==> flow/design.v <==
`default_nettype none
`timescale 1ns / 1ps
module register(
    input wire [4:0] R_Addr_A,
    input wire [4:0] R_Addr_B,
    input wire [4:0] W_Addr,
    input wire [31:0] W_Data,
    output wire [31:0] R_Data_A,
    output wire [31:0] R_Data_B,
    input wire CLK,
    input wire RST,
    input wire WE
    );
reg [31:0] r [0:31];
assign R_Data_A = r[R_Addr_A];
assign R_Data_B = r[R_Addr_B];
integer i;
always @ (posedge RST or posedge CLK)
begin
	if (RST) begin
		for (i = 0; i < 32; i = i + 1)
			r[i] <= 0;
	end else begin
		if (WE && W_Addr) r[W_Addr] <= W_Data;
	end
end
endmodule
`default_nettype none
`timescale 1ns / 1ps
module ALU(
    input wire [31:0] A,
    input wire [31:0] B,
    input wire [2:0] ALU_OP,
	input wire RST,
    output reg [31:0] F,
    output reg ZF,
    output reg OF
    );
always @* begin
	if (RST) begin
		F = 0;
		ZF = 0;
		OF = 0;
	end else begin
		case (ALU_OP)
			0: begin F = A & B; OF = 0; end
			1: begin F = A | B; OF = 0; end
			2: begin F = A ^ B; OF = 0; end
			3: begin F = ~(A | B); OF = 0; end
			4: begin {OF, F} = A + B; end
			5: begin {OF, F} = A - B; end
			6: begin F = A < B; OF = 0; end
			7: begin {OF, F} = B << A; end
			default: begin F = 0; OF = 0; end
		endcase
		ZF = F == 0 ? 1: 0;
	end
end
endmodule
`default_nettype none
`timescale 1ns / 1ps
module opt(
    input wire [5:0] OP,
    input wire [5:0] func,
    output reg WE,
    output reg [2:0] ALU_OP
    );
always @* begin
	ALU_OP = 3'b000;
	if (!OP) begin
		WE = 1;
		case (func)
			6'b100000: ALU_OP = 3'b100;
			6'b100010: ALU_OP = 3'b101;
			6'b100100: ALU_OP = 3'b000;
			6'b100101: ALU_OP = 3'b001;
			6'b100110: ALU_OP = 3'b010;
			6'b100111: ALU_OP = 3'b011;
			6'b101011: ALU_OP = 3'b110;
			6'b000100: ALU_OP = 3'b111;
		endcase
	end else begin
		WE = 0;
	end
end
endmodule
`default_nettype none
`timescale 1ns / 1ps
module CPU(
    input wire CLK,
    input wire RST,
	output wire [31:0]ALU_OUT,
	output wire ALU_OF,
	output wire ALU_ZF,
	output wire [31:0] dbg_inst,
	output wire [31:0] dbg_a,
    output wire [31:0] dbg_b,
	output wire [2:0] dbg_op,
	output wire reg_write_enable,
	output wire [31:0]alu_output,
	output wire [5:0] inst_addr,
	input wire [31:0] inst_data
    );
reg [31:0] PC;  
always @(posedge CLK or posedge RST)
begin
	if (RST) PC <= 0;
	else begin
		PC <= PC + 4;
	end
end
reg [31:0]inst_code;
always @(posedge CLK or posedge RST)
begin
	if (RST) inst_code <= 0;
	else inst_code <= inst_data;
end
assign dbg_inst = inst_code;
assign inst_addr = PC[7:2];
wire [5:0]op = inst_code[31:26];
wire [4:0]rs = inst_code[25:21];
wire [4:0]rt = inst_code[20:16];
wire [4:0]rd = inst_code[15:11];
wire [5:0]shamt = inst_code[10:6];
wire [5:0]func = inst_code[5:0];
wire [31:0]alu_input_A, alu_input_B;
register r(
	.R_Addr_A(rs),
	.R_Addr_B(rt),
	.W_Addr(rd),
	.R_Data_A(alu_input_A),
	.R_Data_B(alu_input_B),
	.W_Data(alu_output),
	.CLK(CLK),
	.RST(RST),
	.WE(reg_write_enable)
);
wire [2:0]alu_op;
wire alu_of, alu_zf;
opt o(
	.OP(op),
	.func(func),
	.ALU_OP(alu_op),
	.WE(reg_write_enable)
);
ALU a(
	.ALU_OP(alu_op),
	.A(alu_input_A),
	.B(alu_input_B),
	.F(alu_output),
	.OF(alu_of),
	.ZF(alu_zf),
	.RST(RST)
);
assign ALU_OUT = alu_output;
assign ALU_OF = alu_of;
assign ALU_ZF = alu_zf;
assign dbg_a = alu_input_A;
assign dbg_b = alu_input_B;
assign dbg_op = alu_op;
endmodule
# Step by step through the tools: CPU
# Module CPU before and after one edit of its RTL, step after step.
# "orig" refers to lines of the RTL above, "edited" to lines of the edited file.
# "diff": "edited" minus "orig" as printed here. "rel_change_pct": 100 x difference / "orig".
# Library cell names are shortened.
# The mark n/a stands for no value.
[setup]
design = "CPU"
clk_port = "CLK"
cell_library = "sky130hd"
lib_corner = "tt_025C_1v80"

# The edit
# The edit as a unified diff against the file above.
# The edited RTL no longer does the same as the RTL above: the edit was made by script, with no optimisation intended.
# begin of diff
@@ -111,9 +111,5 @@
 end
 reg [31:0]inst_code;
-always @(posedge CLK or posedge RST)
-begin
-	if (RST) inst_code <= 0;
-	else inst_code <= inst_data;
-end
+always @(*) inst_code = inst_data;
 assign dbg_inst = inst_code;
 assign inst_addr = PC[7:2];
# end of diff

# Word-level counts
# Counts by Yosys on the flattened word-level netlist (proc, flatten, opt, wreduce). Print and check cells are left out. Cells with the same type and inputs are merged into one.
[op_classes]
columns = ["item", "orig", "edited", "diff", "rel_change_pct"]
rows = [
  ["eq_ne", 107, 107, 0, 0.00],
  ["multipliers", 0, 0, 0, "n/a"],
  ["reduce_logical", 40, 40, 0, 0.00],
  ["shift", 1, 1, 0, 0.00],
  ["mux", 12, 12, 0, 0.00],
  ["compare", 1, 1, 0, 0.00],
  ["bitwise", 4, 4, 0, 0.00],
  ["add_sub_neg", 3, 3, 0, 0.00],
  ["div_mod_pow", 0, 0, 0, "n/a"],
]
[op_table]
columns = ["op", "orig", "edited", "diff", "rel_change_pct"]
rows = [
  ["5-bit equality test with constant B", 48, 48, 0, 0.00],
  ["2-bit AND reduction", 32, 32, 0, 0.00],
  ["5-bit by 4-bit equality test with 1-bit output with constant B", 24, 24, 0, 0.00],
  ["5-bit by 3-bit equality test with 1-bit output with constant B", 12, 12, 0, 0.00],
  ["5-bit by 2-bit equality test with 1-bit output with constant B", 6, 6, 0, 0.00],
  ["6-bit equality test with constant B", 6, 6, 0, 0.00],
  ["3-bit equality test with constant B", 4, 4, 0, 0.00],
  ["1-bit 2-to-1 mux", 4, 4, 0, 0.00],
  ["5-bit by 1-bit equality test with 1-bit output with constant B", 3, 3, 0, 0.00],
  ["5-bit zero test", 3, 3, 0, 0.00],
  ["3-bit by 2-bit equality test with 1-bit output with constant B", 2, 2, 0, 0.00],
  ["32-bit 2-to-1 mux", 2, 2, 0, 0.00],
  ["32-bit case mux with 32-bit select", 2, 2, 0, 0.00],
  ["32-bit by 3-bit adder with 32-bit output with constant B", 1, 1, 0, 0.00],
  ["32-bit by 32-bit adder with 33-bit output", 1, 1, 0, 0.00],
  ["32-bit AND", 1, 1, 0, 0.00],
  ["3-bit by 1-bit equality test with 1-bit output with constant B", 1, 1, 0, 0.00],
  ["6-bit by 3-bit equality test with 1-bit output with constant B", 1, 1, 0, 0.00],
  ["1-bit by 5-bit logical AND with 1-bit output", 1, 1, 0, 0.00],
  ["3-bit zero test", 1, 1, 0, 0.00],
  ["32-bit zero test", 1, 1, 0, 0.00],
  ["6-bit zero test", 1, 1, 0, 0.00],
  ["32-bit less-than comparator", 1, 1, 0, 0.00],
  ["3-bit 2-to-1 mux", 1, 1, 0, 0.00],
  ["32-bit NOT", 1, 1, 0, 0.00],
  ["32-bit OR", 1, 1, 0, 0.00],
  ["1-bit case mux with 4-bit select", 1, 1, 0, 0.00],
  ["3-bit case mux with 7-bit select", 1, 1, 0, 0.00],
]
# Not every row of either side is listed.
[word_totals]
columns = ["item", "orig", "edited", "diff", "rel_change_pct"]
rows = [
  ["n_memories", 0, 0, 0, "n/a"],
  ["reg_bits", 1088, 1056, -32, -2.94],
  ["ram_bits", 0, 0, 0, "n/a"],
  ["clocked_rd_ports_x_width", 0, 0, 0, "n/a"],
  ["mem_bits_ro", 0, 0, 0, "n/a"],
  ["latch_bits", 0, 0, 0, "n/a"],
]

# Depth
# Yosys ltp: most cells in a row. Word level: on the elaborated netlist, between registers, memories and ports. Mapped: between sequential cells and ports; inverters and the memories' decode and read muxes count.
[logic_depth]
columns = ["item", "orig", "edited", "diff", "rel_change_pct"]
rows = [
  ["word_depth", 9, 9, 0, 0.00],
  ["ABC_AREA", "0", "0", "n/a", "n/a"],
  ["mapped_depth", 32, 32, 0, 0.00],
  ["ltp_nobuf", 24, 24, 0, 0.00],
]

# Netlist
# Yosys stat after the flow's synthesis: flattened, memories mapped to cells. It holds for the ABC_AREA given above (unset counts as 0); a run with the other value may have another netlist.
[by_type]
columns = ["type", "orig", "edited", "diff", "rel_change_pct"]
rows = [
  ["and3_1", 308, 495, 187, 60.71],
  ["nand2_1", 1180, 1041, -139, -11.78],
  ["o21ai_1", 114, 7, -107, -93.86],
  ["mux2_2", 65, 167, 102, 156.92],
  ["o21ai_0", 891, 791, -100, -11.22],
  ["o31ai_1", 17, 99, 82, 482.35],
  ["nand3_1", 660, 580, -80, -12.12],
  ["clkbuf_1", 554, 634, 80, 14.44],
  ["a22oi_1", 339, 287, -52, -15.34],
  ["a2111oi_0", 86, 129, 43, 50.00],
  ["a22o_1", 60, 23, -37, -61.67],
  ["buf_4", 38, 72, 34, 89.47],
  ["buf_2", 102, 69, -33, -32.35],
  ["dfrtp_1", 1062, 1030, -32, -3.01],
  ["nor2_1", 219, 249, 30, 13.70],
  ["a21oi_1", 122, 150, 28, 22.95],
  ["buf_1", 47, 19, -28, -59.57],
  ["o31ai_2", 0, 28, 28, "n/a"],
]
# Not every row of either side is listed.
[synth_totals]
columns = ["item", "orig", "edited", "diff", "rel_change_pct"]
rows = [
  ["seq_area_mm2", 0.0265755, 0.0257747, -0.0008008, -3.01],
  ["n_buf", 749, 808, 59, 7.88],
  ["ff_cells", 1062, 1030, -32, -3.01],
  ["yosys_area_mm2", 0.0601026, 0.0610711, 0.0009685, 1.61],
  ["cells", 7123, 7176, 53, 0.74],
]
# By module: a second synthesis without flattening, with its own total; a netlist apart from the flattened one above.
[hier_totals]
columns = ["item", "orig", "edited", "diff", "rel_change_pct"]
rows = [
  ["cells_unflattened", 5685, 5684, -1, -0.02],
  ["hier_area_mm2", 0.0609522, 0.0603967, -0.0005555, -0.91],
]
# Rows give one instance, submodules left out.
[modules_orig]
columns = ["module", "cells", "seq_area_mm2", "area_mm2", "n_inst"]
rows = [
  ["register", 4385, 0.0256246, 0.0514406, 1],
  ["ALU", 1199, 0, 0.0081115, 1],
  ["CPU", 81, 0.0009509, 0.0012675, 1],
  ["opt", 20, 0, 0.0001326, 1],
]
[modules_edited]
columns = ["module", "cells", "seq_area_mm2", "area_mm2", "n_inst"]
rows = [
  ["register", 4385, 0.0256246, 0.0514406, 1],
  ["ALU", 1199, 0, 0.0081115, 1],
  ["CPU", 80, 0.0001501, 0.0007119, 1],
  ["opt", 20, 0, 0.0001326, 1],
]

# Path before layout
# OpenSTA on the mapped netlist: ideal clock, no wires. The path of least setup slack (recovery checks aside). Input and output delay are each 20% of the period. Register names are those of the netlist, which keeps one name where synthesis merged equal registers.
[synth_path]
columns = ["item", "orig", "edited", "diff", "rel_change_pct"]
rows = [
  ["path_type", "input port to output port", "input port to output port", "n/a", "n/a"],
  ["start", "input RST", "input RST", "n/a", "n/a"],
  ["end", "output alu_output[27]", "output alu_output[10]", "n/a", "n/a"],
  ["output_delay_ns", 2.400, 2.400, 0.000, 0.00],
  ["n_path_buf", 4, 3, -1, -25.00],
  ["path_slack_ns", -28.147, -27.607, 0.540, "n/a"],
  ["input_delay_ns", 2.400, 2.400, 0.000, 0.00],
  ["path_delay_ns", 35.347, 34.807, -0.540, -1.53],
  ["launch_ns", 2.400, 2.400, 0.000, 0.00],
  ["arrival_time_ns", 37.747, 37.207, -0.540, -1.43],
  ["path_stages", 6, 6, 0, 0.00],
  ["period_ns", 12.0, 12.0, 0.0, 0.00],
  ["synth_period_reached_ns", 40.147, 39.607, -0.540, -1.35],
]
# "path_delay_ns" = arrival - input delay + setup time.
# At an output port there is no setup time.
# "path_stages": output pins that drive a net of the path, with the launching flip-flop's if there is one; two outputs of one cell count as two.
# "synth_period_reached_ns" is the clock period less the worst setup slack; recovery checks do not enter. This is arithmetic on one report: input and output delays are still those of the set period (20% each).
# Between the ends stands the longest chain of elaborated cells between them, by number of cells; it is not shown to be the way that was timed. Of several equally long chains one is given.
# Each line given opens the expression or statement behind the cell; cells for indexed reads and writes are added by Yosys, which also makes memories of some case tables.
[synth_between_orig]
cell_sequence = "inv_1 -> buf_2 -> buf_1 -> and2_4 -> buf_6 -> buf_4"
elab_chain_cells = 2
cone_cells = 2
lines_between = 1
classes_between = "mux (2)"
[synth_lines_orig]
columns = ["item", "line_no", "rtl"]
rows = [
  ["from (decl)", 91, "input wire RST,"],
  ["32-bit 2-to-1 mux x2", 40, "if (RST) begin"],
  ["to (decl)", 100, "output wire [31:0]alu_output,"],
]
# Nets of the timed path that keep an RTL name, with a line that drives or declares them; the list need not be complete.
[synth_named_nets_orig]
columns = ["signal", "line_no"]
rows = [
  ["ALU_OUT[27]", 40],
]
[synth_between_edited]
cell_sequence = "inv_1 -> clkbuf_1 -> nand3_1 -> clkbuf_1 -> inv_1 -> buf_4"
elab_chain_cells = 2
cone_cells = 2
lines_between = 1
classes_between = "mux (2)"
[synth_lines_edited]
columns = ["item", "line_no", "rtl"]
rows = [
  ["from (decl)", 91, "input wire RST,"],
  ["32-bit 2-to-1 mux x2", 40, "if (RST) begin"],
  ["to (decl)", 100, "output wire [31:0]alu_output,"],
]
[synth_named_nets_edited]
columns = ["signal", "line_no"]
rows = [
  ["ALU_OUT[10]", 40],
]

# Worst path after layout
# From the final timing report of the runs of pair A: the path of least setup slack in the routed layout; clock arrival at registers is part of the times.
[layout_path]
columns = ["item", "orig", "edited", "diff", "rel_change_pct"]
rows = [
  ["path_type", "flip-flop to output port", "input port to output port", "n/a", "n/a"],
  ["start", "register inst_code[23]", "input inst_data[23]", "n/a", "n/a"],
  ["end", "output alu_output[29]", "output ALU_OUT[31]", "n/a", "n/a"],
  ["path_stages", 26, 30, 4, 15.38],
  ["period_ns", 11.5, 11.5, 0.0, 0.00],
  ["n_path_buf", 3, 10, 7, 233.33],
  ["launch_ns", 0.81, 2.30, 1.49, 183.95],
  ["output_delay_ns", 2.30, 2.30, 0.00, 0.00],
  ["input_delay_ns", "n/a", 2.30, "n/a", "n/a"],
  ["arrival_time_ns", 8.59, 8.64, 0.05, 0.58],
  ["path_slack_ns", 0.61, 0.56, -0.05, "n/a"],
]
# Between the ends stands the longest chain of elaborated cells between them, by number of cells; it is not shown to be the way that was timed. Of several equally long chains one is given.
[layout_between_orig]
cell_sequence = "dfrtp_4 -> buf_8 -> nor3b_2 -> buf_4 -> nand3_1 -> nand4_1 -> nor4_1 -> a21oi_1 -> inv_1 -> ha_1 -> inv_1 -> a2111oi_0 -> o31ai_2 -> nand2_1 -> o31ai_2 -> a21oi_2 -> o311a_1 -> a21oi_1 -> a221oi_2 -> nor2b_1 -> o22a_1 -> a21oi_1 -> o32ai_1 -> nand2b_1 -> inv_1 -> clkdlybuf4s50_1"
elab_chain_cells = 7
cone_cells = 43
classes_between = "add/sub (2); eq/ne (31); shift (1); mux (4); logic (4); reduce/logical (1)"
[layout_lines_orig]
columns = ["item", "line_no", "rtl"]
rows = [
  ["from (decl)", 112, "reg [31:0]inst_code;"],
  ["from (assign)", 115, "if (RST) inst_code <= 0;"],
  ["from (assign)", 116, "else inst_code <= inst_data;"],
  ["5-bit equality test", 15, "assign R_Data_A = r[R_Addr_A];"],
  ["32-bit case mux with 32-bit select", 15, ""],
  ["32-bit OR", 49, "3: begin F = ~(A | B); OF = 0; end"],
  ["32-bit NOT", 49, ""],
  ["32-bit case mux with 8-bit select", 45, "case (ALU_OP)"],
  ["32-bit 2-to-1 mux x2", 40, "if (RST) begin"],
  ["to (decl)", 100, "output wire [31:0]alu_output,"],
]
[layout_between_edited]
cell_sequence = "buf_2 -> buf_12 -> buf_4 -> nand3_1 -> nor2_1 -> buf_4 -> buf_4 -> a22oi_1 -> nand4_1 -> nor4_2 -> nor2_2 -> buf_4 -> buf_4 -> ha_1 -> nor2_1 -> o21ai_0 -> nand2_2 -> o31a_1 -> o211ai_1 -> buf_4 -> o211ai_1 -> a31oi_2 -> a21o_1 -> a21o_1 -> and4_1 -> o32ai_1 -> a2bb2o_2 -> buf_4 -> nor2_1 -> dlygate4sd2_1"
elab_chain_cells = 7
cone_cells = 43
classes_between = "add/sub (2); eq/ne (31); shift (1); mux (4); logic (4); reduce/logical (1)"
[layout_lines_edited]
columns = ["item", "line_no", "rtl"]
rows = [
  ["from (decl)", 102, "input wire [31:0] inst_data"],
  ["5-bit equality test", 15, "assign R_Data_A = r[R_Addr_A];"],
  ["32-bit case mux with 32-bit select", 15, ""],
  ["32-bit OR", 49, "3: begin F = ~(A | B); OF = 0; end"],
  ["32-bit NOT", 49, ""],
  ["32-bit case mux with 8-bit select", 45, "case (ALU_OP)"],
  ["32-bit 2-to-1 mux x2", 40, "if (RST) begin"],
  ["to (decl)", 92, "output wire [31:0]ALU_OUT,"],
]

# Flow runs
# Runs of the flow (Yosys, OpenROAD) on both versions; the two runs of a pair have the same settings. The constraints put input and output delay at 20% of the set period each and load the outputs with 0.01 pF.
[settings_pair_A]
CELL_PAD_IN_SITES_DETAIL_PLACEMENT = 1
CELL_PAD_IN_SITES_GLOBAL_PLACEMENT = 2
CORE_UTILIZATION = 30
GPL_ROUTABILITY_DRIVEN = 1
PLACE_DENSITY = 0.45
SETUP_SLACK_MARGIN = 0.5
period_ns = 11.5
CAP_MARGIN = 20
CORE_MARGIN = 2
SLEW_MARGIN = 20
[results_pair_A]
columns = ["item", "orig", "edited", "diff", "rel_change_pct"]
rows = [
  ["synth_area_mm2", 0.0601026, 0.0610711, 0.0009685, 1.61],
  ["design.die.area_mm2", 0.203938, 0.207193, 0.003255, 1.60],
  ["post_route_stdcell_area_mm2", 0.0718214, 0.0786554, 0.0068340, 9.52],
  ["ws_setup_ns", 0.615, 0.561, -0.054, "n/a"],
  ["achieved_period_ns", 10.885, 10.939, 0.054, 0.50],
]
[settings_pair_B]
CAP_MARGIN = 5
CELL_PAD_IN_SITES_DETAIL_PLACEMENT = 0
CELL_PAD_IN_SITES_GLOBAL_PLACEMENT = 2
CORE_MARGIN = 9
CORE_UTILIZATION = 43
CTS_CLUSTER_DIAMETER = 165
GPL_ROUTABILITY_DRIVEN = 1
PLACE_DENSITY_LB_ADDON = 0.14
SETUP_SLACK_MARGIN = 0.62
period_ns = 9.01
SLEW_MARGIN = 20
[results_pair_B]
columns = ["item", "orig", "edited", "diff", "rel_change_pct"]
rows = [
  ["synth_area_mm2", 0.0601026, 0.0610711, 0.0009685, 1.61],
  ["design.die.area_mm2", 0.153558, 0.155918, 0.002360, 1.54],
  ["post_route_stdcell_area_mm2", 0.0777058, 0.0839943, 0.0062885, 8.09],
  ["ws_setup_ns", 0.083, -0.350, -0.433, "n/a"],
  ["achieved_period_ns", 8.927, 9.360, 0.433, 4.85],
]
# "achieved_period_ns": clock period set for the run, less the worst setup slack. It is reckoned from that one timing run; input and output delays stay at 20% of the period that was set.
